==> flow/design.v <==
`timescale 1ns/1ps
`default_nettype none
module adder_1(a, b, c_in, sum, c_out);
input wire a, b, c_in;
output logic sum, c_out;
logic sum0;
logic sum1;
logic carry0;
logic carry1;
always_comb begin
  sum0 = a ^ b;
  sum = sum0 ^ c_in;
  carry0 = a & b;
  carry1 = sum0 & c_in;
  c_out = carry1 | carry0; 
end
endmodule
`timescale 1ns/1ps
`default_nettype none
module eight_input_adder(neighbors, sum);
input  wire [7:0] neighbors;
output logic [3:0] sum;
logic s1, c1, s2, c2, s3, c3, c4, s4, c5, c6;
adder_1 FA1 (.a(neighbors[0]), .b(neighbors[1]), .c_in(neighbors[2]), .sum(s1), .c_out(c1));
adder_1 FA2 (.a(neighbors[3]), .b(neighbors[4]), .c_in(neighbors[5]), .sum(s2), .c_out(c2));
adder_1 FA3 (.a(s1), .b(s2), .c_in(neighbors[6]), .sum(s3), .c_out(c3));
adder_1 HA1 (.a(s3), .b(neighbors[7]), .c_in(1'b0), .sum(sum[0]), .c_out(c4));
adder_1 FA4 (.a(c1), .b(c2), .c_in(c3), .sum(s4), .c_out(c5));
adder_1 HA2 (.a(s4), .b(c4), .c_in(1'b0), .sum(sum[1]), .c_out(c6));
adder_1 HA3 (.a(c5), .b(c6), .c_in(1'b0), .sum(sum[2]), .c_out(sum[3]));
endmodule
module equality_comparator(a, b, out);
input wire [3:0] a;
input wire [3:0] b;
output logic out;
logic [3:0] xor_out;
always_comb begin
    xor_out = a ^ b;
    out = ~xor_out[0] & ~xor_out[1] & ~xor_out[2] & ~xor_out[3];
end
endmodule
`default_nettype none
`timescale 1ns/1ps
module conway_cell(clk, rst, ena, state_0, state_d, state_q, neighbors);
input wire clk;
input wire rst;
input wire ena;
input wire state_0;
output logic state_d;
output logic state_q;
input wire [7:0] neighbors;
logic [3:0] sum;
eight_input_adder eight_input_adder_inst (.neighbors(neighbors), .sum(sum));
logic three_neighbors;
logic two_neighbors;
logic two_or_three_neighbors;
equality_comparator two_neighbors_comparator (.a(sum), .b(4'b0010), .out(two_neighbors));
equality_comparator three_neighbors_comparator (.a(sum), .b(4'b0011), .out(three_neighbors));
always_comb begin
	two_or_three_neighbors = three_neighbors | two_neighbors;
	state_d = (~ state_q & three_neighbors) | (state_q & two_or_three_neighbors);
end
always_ff @(posedge clk) begin : delay
	state_q <= rst ? state_0 : (ena ? state_d : state_q);
end 
endmodule
`default_nettype none  
module main(clk, rst, ena, state_0, cells);
parameter N = 16;  
parameter M = N + 2;  
input wire clk;
input wire rst;
input wire ena;
input wire [N*N-1:0] state_0;
output logic [N*N-1:0] cells;
wire [M*M-1:0] bordered_cells_q;  
wire [M*M-1:0] bordered_cells_d;
logic [M*M-1:0] bordered_cells_0;  
function int cell_index(int i, int j);
  cell_index = M*j + i;
endfunction
generate
  genvar i;
  genvar j;
  for (i = 0; i < M; i = i + 1) begin : cells_x
    for (j = 0; j < M; j = j + 1) begin : cells_y
      if ( (i > 0) && (i < (M-1)) && (j > 0) && (j < (M-1)) ) begin
        assign bordered_cells_0[cell_index(i, j)] = state_0[N*(j-1) + (i-1)];
        conway_cell CELL(
          .clk(clk), .rst(rst), .ena(ena),
          .neighbors({
            bordered_cells_q[cell_index(i-1, j-1)],
            bordered_cells_q[cell_index(i-1, j  )],
            bordered_cells_q[cell_index(i-1, j+1)],
            bordered_cells_q[cell_index(i  , j+1)],
            bordered_cells_q[cell_index(i+1, j+1)],
            bordered_cells_q[cell_index(i+1, j  )],
            bordered_cells_q[cell_index(i+1, j-1)],
            bordered_cells_q[cell_index(i  , j-1)]
          }),
          .state_0(bordered_cells_0[cell_index(i, j)]),
          .state_d(bordered_cells_d[cell_index(i, j)]),
          .state_q(bordered_cells_q[cell_index(i, j)])
        );
      end else begin  
        assign bordered_cells_0[cell_index(i,j)] = 1'b0;
        assign bordered_cells_q[cell_index(i,j)] = bordered_cells_0[cell_index(i,j)];
        assign bordered_cells_d[cell_index(i,j)] = 0;
      end
    end
  end
  for (i = 0; i < N; i = i + 1) begin : unborder
    always_comb begin
        cells[N*(i+1)-1:N*i] = bordered_cells_q[M*(i+2)-2:M*(i+1)+1];
    end
  end
endgenerate
endmodule
`default_nettype wire  
# Tool chain data of main

Tool output for the design above before and after an edit, in the order of the flow.
Lines under "unedited" count in the file above, lines under "edited" in the edited file.
"difference": "edited" minus "unedited" as printed here. "relative change": 100 x difference / "unedited".
Operators carry their Yosys type and port widths (W data, S select, Z words).
Library cell names are shortened.
A cell with - has no value.

Top: main
Clock input: clk
Library: sky130hd
Corner: tt_025C_1v80

# The edit

Unified diff, file above to edited file.
The edited RTL no longer does the same as the RTL above: the edit was made by script, with no optimisation intended.

```diff
@@ -26,5 +26,10 @@
 adder_1 FA3 (.a(s1), .b(s2), .c_in(neighbors[6]), .sum(s3), .c_out(c3));
 adder_1 HA1 (.a(s3), .b(neighbors[7]), .c_in(1'b0), .sum(sum[0]), .c_out(c4));
-adder_1 FA4 (.a(c1), .b(c2), .c_in(c3), .sum(s4), .c_out(c5));
+wire c5_a, c5_b;
+wire s4_a, s4_b;
+adder_1 FA4 (.a(c1), .b(c2), .c_in(c3), .sum(s4_a), .c_out(c5_a));
+adder_1 FA4_b (.a(~c1), .b(c2), .c_in(c3), .sum(s4_b), .c_out(c5_b));
+assign c5 = c5_a ^ c5_b;
+assign s4 = s4_a ^ s4_b;
 adder_1 HA2 (.a(s4), .b(c4), .c_in(1'b0), .sum(sum[1]), .c_out(c6));
 adder_1 HA3 (.a(c5), .b(c6), .c_in(1'b0), .sum(sum[2]), .c_out(sum[3]));
```

# After elaboration

Counts by Yosys on the flattened word-level netlist (proc, flatten, opt, wreduce; memories kept). Register bits leave out memories and registers merged into their read ports (data or address). Print and check cells are left out. Cells with the same type and inputs are merged into one.

Word-level totals:

| what                        | unedited | edited | difference | relative change (%) |
| flip-flop bits (word level) | 256      | 256    | 0          | 0.00 |
| output and inout bits       | 256      | 256    | 0          | 0.00 |
| cells after elaboration     | 10475    | 12414  | +1939      | +18.51 |

Cells by class:

| what                       | unedited | edited | difference | relative change (%) |
| multiplexer cells          | 512      | 512    | 0          | 0.00 |
| bitwise gates (word level) | 9706     | 11645  | +1939      | +19.98 |
| reduce/logical cells       | 1        | 1      | 0          | 0.00 |

Operators by type and width:

| cell               | unedited | edited | difference | relative change (%) |
| $xor A1 B1 Y1      | 2292     | 3267   | +975       | +42.54 |
| $and A1 B1 Y1      | 4274     | 4741   | +467       | +10.93 |
| $not A1 Y1         | 1503     | 1760   | +257       | +17.10 |
| $or A1 B1 Y1       | 1381     | 1621   | +240       | +17.38 |
| $mux W1            | 512      | 512    | 0          | 0.00 |
| $not A2 Y2         | 256      | 256    | 0          | 0.00 |
| $reduce_bool A2 Y1 | 1        | 1      | 0          | 0.00 |

# Depth

Depth = most cells in a row (Yosys ltp): at word level without a register or memory, in the mapped netlist without a sequential cell, where the memories' decode and read muxes count.

Logic depth:

| what                         | unedited | edited | difference | relative change (%) |
| word-level depth             | 17       | 18     | +1         | +5.88 |
| ABC_AREA                     | 0        | 0      | -          | - |
| depth in mapped cells        | 9        | 9      | 0          | 0.00 |
| mapped depth without buffers | 9        | 9      | 0          | 0.00 |

# Netlist

Yosys stat after the flow's synthesis: flattened, memories mapped to cells. It holds for the ABC_AREA given above (unset counts as 0); a run with the other value may have another netlist.

Synthesis totals:

| what                             | unedited  | edited    | difference | relative change (%) |
| standard cells after synthesis   | 4978      | 5151      | +173       | +3.48 |
| cell area after synthesis (mm^2) | 0.0499216 | 0.053933  | +0.0040114 | +8.04 |
| sequential area (mm^2)           | 0.0076874 | 0.0076874 | 0.0000000  | 0.00 |
| flip-flops                       | 256       | 256       | 0          | 0.00 |
| buffer cells                     | 312       | 314       | +2         | +0.64 |

Cell types:

| cell     | unedited | edited | difference | relative change (%) |
| inv_1    | 1738     | 1034   | -704       | -40.51 |
| ha_1     | 779      | 1150   | +371       | +47.63 |
| a21oi_1  | 0        | 276    | +276       | - |
| fa_1     | 900      | 673    | -227       | -25.22 |
| o21ai_1  | 221      | 0      | -221       | -100.00 |
| or4b_1   | 220      | 0      | -220       | -100.00 |
| o41ai_2  | 0        | 198    | +198       | - |
| nor3b_1  | 0        | 100    | +100       | - |
| a211oi_1 | 0        | 90     | +90        | - |
| mux2i_1  | 0        | 90     | +90        | - |
| a21o_1   | 0        | 85     | +85        | - |
| a22o_1   | 3        | 55     | +52        | +1733.33 |
| a221oi_1 | 0        | 48     | +48        | - |
| o21ai_0  | 1        | 46     | +45        | +4500.00 |
| nor3_1   | 0        | 36     | +36        | - |
| xnor2_1  | 0        | 28     | +28        | - |
| nor2_1   | 251      | 273    | +22        | +8.76 |
| o31ai_1  | 0        | 22     | +22        | - |

Not every row of either side is listed.
By module: a second synthesis without flattening, with its own total; a netlist apart from the flattened one above.

Second synthesis, totals:

| what                                    | unedited  | edited    | difference | relative change (%) |
| cell total of the unflattened synthesis | 6145      | 7169      | +1024      | +16.66 |
| area (unflattened synthesis) (mm^2)     | 0.0771978 | 0.0877679 | +0.0105701 | +13.69 |

Rows give one instance, submodules left out.

Modules, unedited:

| module              | times used | cells | area (mm^2) |
| adder_1             | 1792       | 1     | 0.00002 |
| equality_comparator | 512        | 5     | 0.0000475 |
| conway_cell         | 256        | 6     | 0.0000626 |
| eight_input_adder   | 256        | 1     | 0.0000038 |
| main                | 1          | 1     | 0.0000038 |

Modules, edited:

| module              | times used | cells | area (mm^2) |
| adder_1             | 2048       | 1     | 0.00002 |
| equality_comparator | 512        | 5     | 0.0000475 |
| conway_cell         | 256        | 6     | 0.0000626 |
| eight_input_adder   | 256        | 4     | 0.000025 |
| main                | 1          | 1     | 0.0000038 |

# Path before layout

Path of least setup slack by OpenSTA after synthesis, without wires, with an ideal clock, recovery checks aside; 20% of the period is set as input and as output delay. Where synthesis merged equal registers, the netlist keeps one of their names.

Timing path post-synthesis:

| what                              | unedited                                              | edited                                                | difference | relative change (%) |
| path type                         | in2reg                                                | in2reg                                                | -          | - |
| from                              | input port rst                                        | input port rst                                        | -          | - |
| to                                | register cells_x[10].cells_y[10].genblk1.CELL.state_q | register cells_x[10].cells_y[10].genblk1.CELL.state_q | -          | - |
| period (ns)                       | 5.0                                                   | 5.0                                                   | 0.0        | 0.00 |
| library setup time (ns)           | 0.511                                                 | 0.511                                                 | 0.000      | - |
| launch time at the first pin (ns) | 1.000                                                 | 1.000                                                 | 0.000      | 0.00 |
| arrival (ns)                      | 4.551                                                 | 4.507                                                 | -0.044     | -0.97 |
| required time (ns)                | 4.489                                                 | 4.489                                                 | 0.000      | 0.00 |
| setup slack (ns)                  | -0.062                                                | -0.018                                                | +0.044     | - |
| path delay (ns)                   | 4.062                                                 | 4.018                                                 | -0.044     | -1.08 |
| driving pins on the path          | 4                                                     | 4                                                     | 0          | 0.00 |
| buffers on the path               | 3                                                     | 3                                                     | 0          | 0.00 |
| synthesis period reached (ns)     | 5.062                                                 | 5.018                                                 | -0.044     | -0.87 |

"path delay" is the arrival time less input delay plus setup time.
"driving pins on the path" counts driving pins, that of a launching flip-flop among them; a cell with two outputs on the path counts twice.
"synthesis period reached" = period - worst setup slack (recovery checks aside). The figure is calculated, with input and output delays left at 20% of the set period.
Between the ends stands the longest chain of elaborated cells between them, by number of cells; it is not shown to be the way that was timed. Of several equally long chains one is given.
A line is the first line of the expression or statement that the cell stems from. Yosys adds cells for indexed reads and writes and turns some case tables into memories.
unedited: The path ends at the enable pin of a flip-flop; only ways to that pin are counted.

Between the ends, post-synthesis, unedited:
Path through: buf_6 > buf_4 > buf_2 > or2_2
Length of the longest elaborated chain: 1
Elaborated cells between the ends (all ways): 1
Source lines of those cells: 0
Classes of those cells: reduce/logical (1)

Ends and longest elaborated chain, post-synthesis, unedited:

| what               | line | RTL |
| start, declared    | 72   | `input wire rst;` |
| $reduce_bool A2 Y1 | -    |  |
| end, assigned      | 64   | `state_q <= rst ? state_0 : (ena ? state_d : state_q);` |
| end, declared      | 50   | `output logic state_q;` |

edited: The path ends at the enable pin of a flip-flop; only ways to that pin are counted.

Between the ends, post-synthesis, edited:
Path through: buf_6 > buf_6 > buf_6 > or2_2
Length of the longest elaborated chain: 1
Elaborated cells between the ends (all ways): 1
Source lines of those cells: 0
Classes of those cells: reduce/logical (1)

Ends and longest elaborated chain, post-synthesis, edited:

| what               | line | RTL |
| start, declared    | 77   | `input wire rst;` |
| $reduce_bool A2 Y1 | -    |  |
| end, assigned      | 69   | `state_q <= rst ? state_0 : (ena ? state_d : state_q);` |
| end, declared      | 55   | `output logic state_q;` |

# Timing after layout

From the final timing report of each run of set A: the path of least setup slack in the routed layout; clock arrival at registers is part of the times.

Timing path post-layout:

| what                              | unedited                                             | edited                                               | difference | relative change (%) |
| path type                         | reg2reg                                              | reg2reg                                              | -          | - |
| from                              | register cells_x[8].cells_y[10].genblk1.CELL.state_q | register cells_x[10].cells_y[7].genblk1.CELL.state_q | -          | - |
| to                                | register cells_x[7].cells_y[10].genblk1.CELL.state_q | register cells_x[9].cells_y[7].genblk1.CELL.state_q  | -          | - |
| period (ns)                       | 5.0                                                  | 5.0                                                  | 0.0        | 0.00 |
| library setup time (ns)           | 0.14                                                 | 0.18                                                 | +0.04      | - |
| launch time at the first pin (ns) | 0.61                                                 | 0.61                                                 | 0.00       | 0.00 |
| arrival (ns)                      | 4.09                                                 | 3.68                                                 | -0.41      | -10.02 |
| required time (ns)                | 5.47                                                 | 5.43                                                 | -0.04      | -0.73 |
| setup slack (ns)                  | 1.38                                                 | 1.75                                                 | +0.37      | - |
| driving pins on the path          | 10                                                   | 9                                                    | -1         | -10.00 |
| buffers on the path               | 0                                                    | 0                                                    | 0          | - |

Between the ends stands the longest chain of elaborated cells between them, by number of cells; it is not shown to be the way that was timed. Of several equally long chains one is given.

Between the ends, post-layout, unedited:
Path through: edfxtp_1 > inv_1 > fa_1 > fa_1 > fa_1 > inv_1 > ha_1 > ha_1 > or4b_1 > o21ai_1
Length of the longest elaborated chain: 16
Elaborated cells between the ends (all ways): 37
Source lines of those cells: 9
Classes of those cells: mux (2); logic (35)

Ends and longest elaborated chain, post-layout, unedited:

| what             | line | RTL |
| start, declared  | 50   | `output logic state_q;` |
| start, assigned  | 64   | `state_q <= rst ? state_0 : (ena ? state_d : state_q);` |
| $xor A1 B1 Y1    | 12   | `sum = sum0 ^ c_in;` |
| $xor A1 B1 Y1    | 11   | `sum0 = a ^ b;` |
| $and A1 B1 Y1    | 14   | `carry1 = sum0 & c_in;` |
| $or A1 B1 Y1     | 15   | `c_out = carry1 \| carry0;` |
| $xor A1 B1 Y1    | 12   |  |
| $xor A1 B1 Y1    | 11   |  |
| $not A2 Y2       | -    |  |
| $not A1 Y1       | 39   | `out = ~xor_out[0] & ~xor_out[1] & ~xor_out[2] & ~xor_out[3];` |
| $and A1 B1 Y1 x3 | 39   |  |
| $or A1 B1 Y1     | 60   | `two_or_three_neighbors = three_neighbors \| two_neighbors;` |
| $and A1 B1 Y1    | 61   | `state_d = (~ state_q & three_neighbors) \| (state_q & two_or_three_neighbors);` |
| $or A1 B1 Y1     | 61   |  |
| $mux W1 x2       | 64   |  |
| end, assigned    | 64   |  |
| end, declared    | 50   |  |

Between the ends, post-layout, edited:
Path through: edfxtp_1 > inv_1 > fa_1 > fa_1 > inv_1 > nor3_1 > a221oi_1 > ha_1 > o41ai_2
Length of the longest elaborated chain: 17
Elaborated cells between the ends (all ways): 45
Source lines of those cells: 12
Classes of those cells: mux (2); logic (43)

Ends and longest elaborated chain, post-layout, edited:

| what             | line | RTL |
| start, declared  | 55   | `output logic state_q;` |
| start, assigned  | 69   | `state_q <= rst ? state_0 : (ena ? state_d : state_q);` |
| $xor A1 B1 Y1    | 12   | `sum = sum0 ^ c_in;` |
| $xor A1 B1 Y1    | 11   | `sum0 = a ^ b;` |
| $and A1 B1 Y1    | 14   | `carry1 = sum0 & c_in;` |
| $or A1 B1 Y1     | 15   | `c_out = carry1 \| carry0;` |
| $xor A1 B1 Y1    | 12   |  |
| $xor A1 B1 Y1    | 33   | `assign s4 = s4_a ^ s4_b;` |
| $xor A1 B1 Y1    | 11   |  |
| $not A2 Y2       | -    |  |
| $not A1 Y1       | 44   | `out = ~xor_out[0] & ~xor_out[1] & ~xor_out[2] & ~xor_out[3];` |
| $and A1 B1 Y1 x3 | 44   |  |
| $or A1 B1 Y1     | 65   | `two_or_three_neighbors = three_neighbors \| two_neighbors;` |
| $and A1 B1 Y1    | 66   | `state_d = (~ state_q & three_neighbors) \| (state_q & two_or_three_neighbors);` |
| $or A1 B1 Y1     | 66   |  |
| $mux W1 x2       | 69   |  |
| end, assigned    | 69   |  |
| end, declared    | 55   |  |

# Layout results

Both versions went through the flow (Yosys, OpenROAD) with the same settings in each pair. Constraints: input delay and output delay 20% of the set period each, output load 0.01 pF.

Flow settings, set A:
CORE_UTILIZATION: 45
PLACE_DENSITY: 0.6
period_ns: 5.0
CAP_MARGIN: 20
CORE_MARGIN: 2
SLEW_MARGIN: 20

Final reports, set A:

| what                                      | unedited  | edited    | difference | relative change (%) |
| post-synthesis cell area (mm^2)           | 0.0499216 | 0.053933  | +0.0040114 | +8.04 |
| full die area (mm^2)                      | 0.113616  | 0.122637  | +0.009021  | +7.94 |
| standard-cell area after routing (mm^2)   | 0.0560713 | 0.0602891 | +0.0042178 | +7.52 |
| utilization after routing (%)             | 50.8      | 50.5      | -0.3       | - |
| worst setup slack after layout (ns)       | 1.382     | 1.749     | +0.367     | - |
| setup TNS (ns)                            | 0.000     | 0.000     | 0.000      | - |
| worst hold slack in the final report (ns) | 0.714     | 0.717     | +0.003     | - |
| clock period achieved (ns)                | 3.618     | 3.251     | -0.367     | -10.14 |

Flow settings, set B:
ABC_AREA: 1
CELL_PAD_IN_SITES_DETAIL_PLACEMENT: 0
CORE_UTILIZATION: 60
CTS_CLUSTER_DIAMETER: 381
GPL_TIMING_DRIVEN: 0
PLACE_DENSITY_LB_ADDON: 0.11
SETUP_SLACK_MARGIN: -0.53
SLEW_MARGIN: 25
TNS_END_PERCENT: 100
period_ns: 5.53
CAP_MARGIN: 20
CORE_MARGIN: 2

Final reports, set B:

| what                                      | unedited  | edited    | difference | relative change (%) |
| post-synthesis cell area (mm^2)           | 0.0520962 | 0.0534775 | +0.0013813 | +2.65 |
| full die area (mm^2)                      | 0.0892008 | 0.0915335 | +0.0023327 | +2.62 |
| standard-cell area after routing (mm^2)   | 0.0600939 | 0.0614089 | +0.0013150 | +2.19 |
| utilization after routing (%)             | 69.6      | 69.5      | -0.1       | - |
| worst setup slack after layout (ns)       | 1.872     | 2.343     | +0.471     | - |
| setup TNS (ns)                            | 0.000     | 0.000     | 0.000      | - |
| worst hold slack in the final report (ns) | 0.760     | 0.748     | -0.012     | - |
| clock period achieved (ns)                | 3.658     | 3.187     | -0.471     | -12.88 |

"clock period achieved" is the run's clock period less its worst setup slack. It is reckoned from that one timing run; input and output delays stay at 20% of the period that was set.
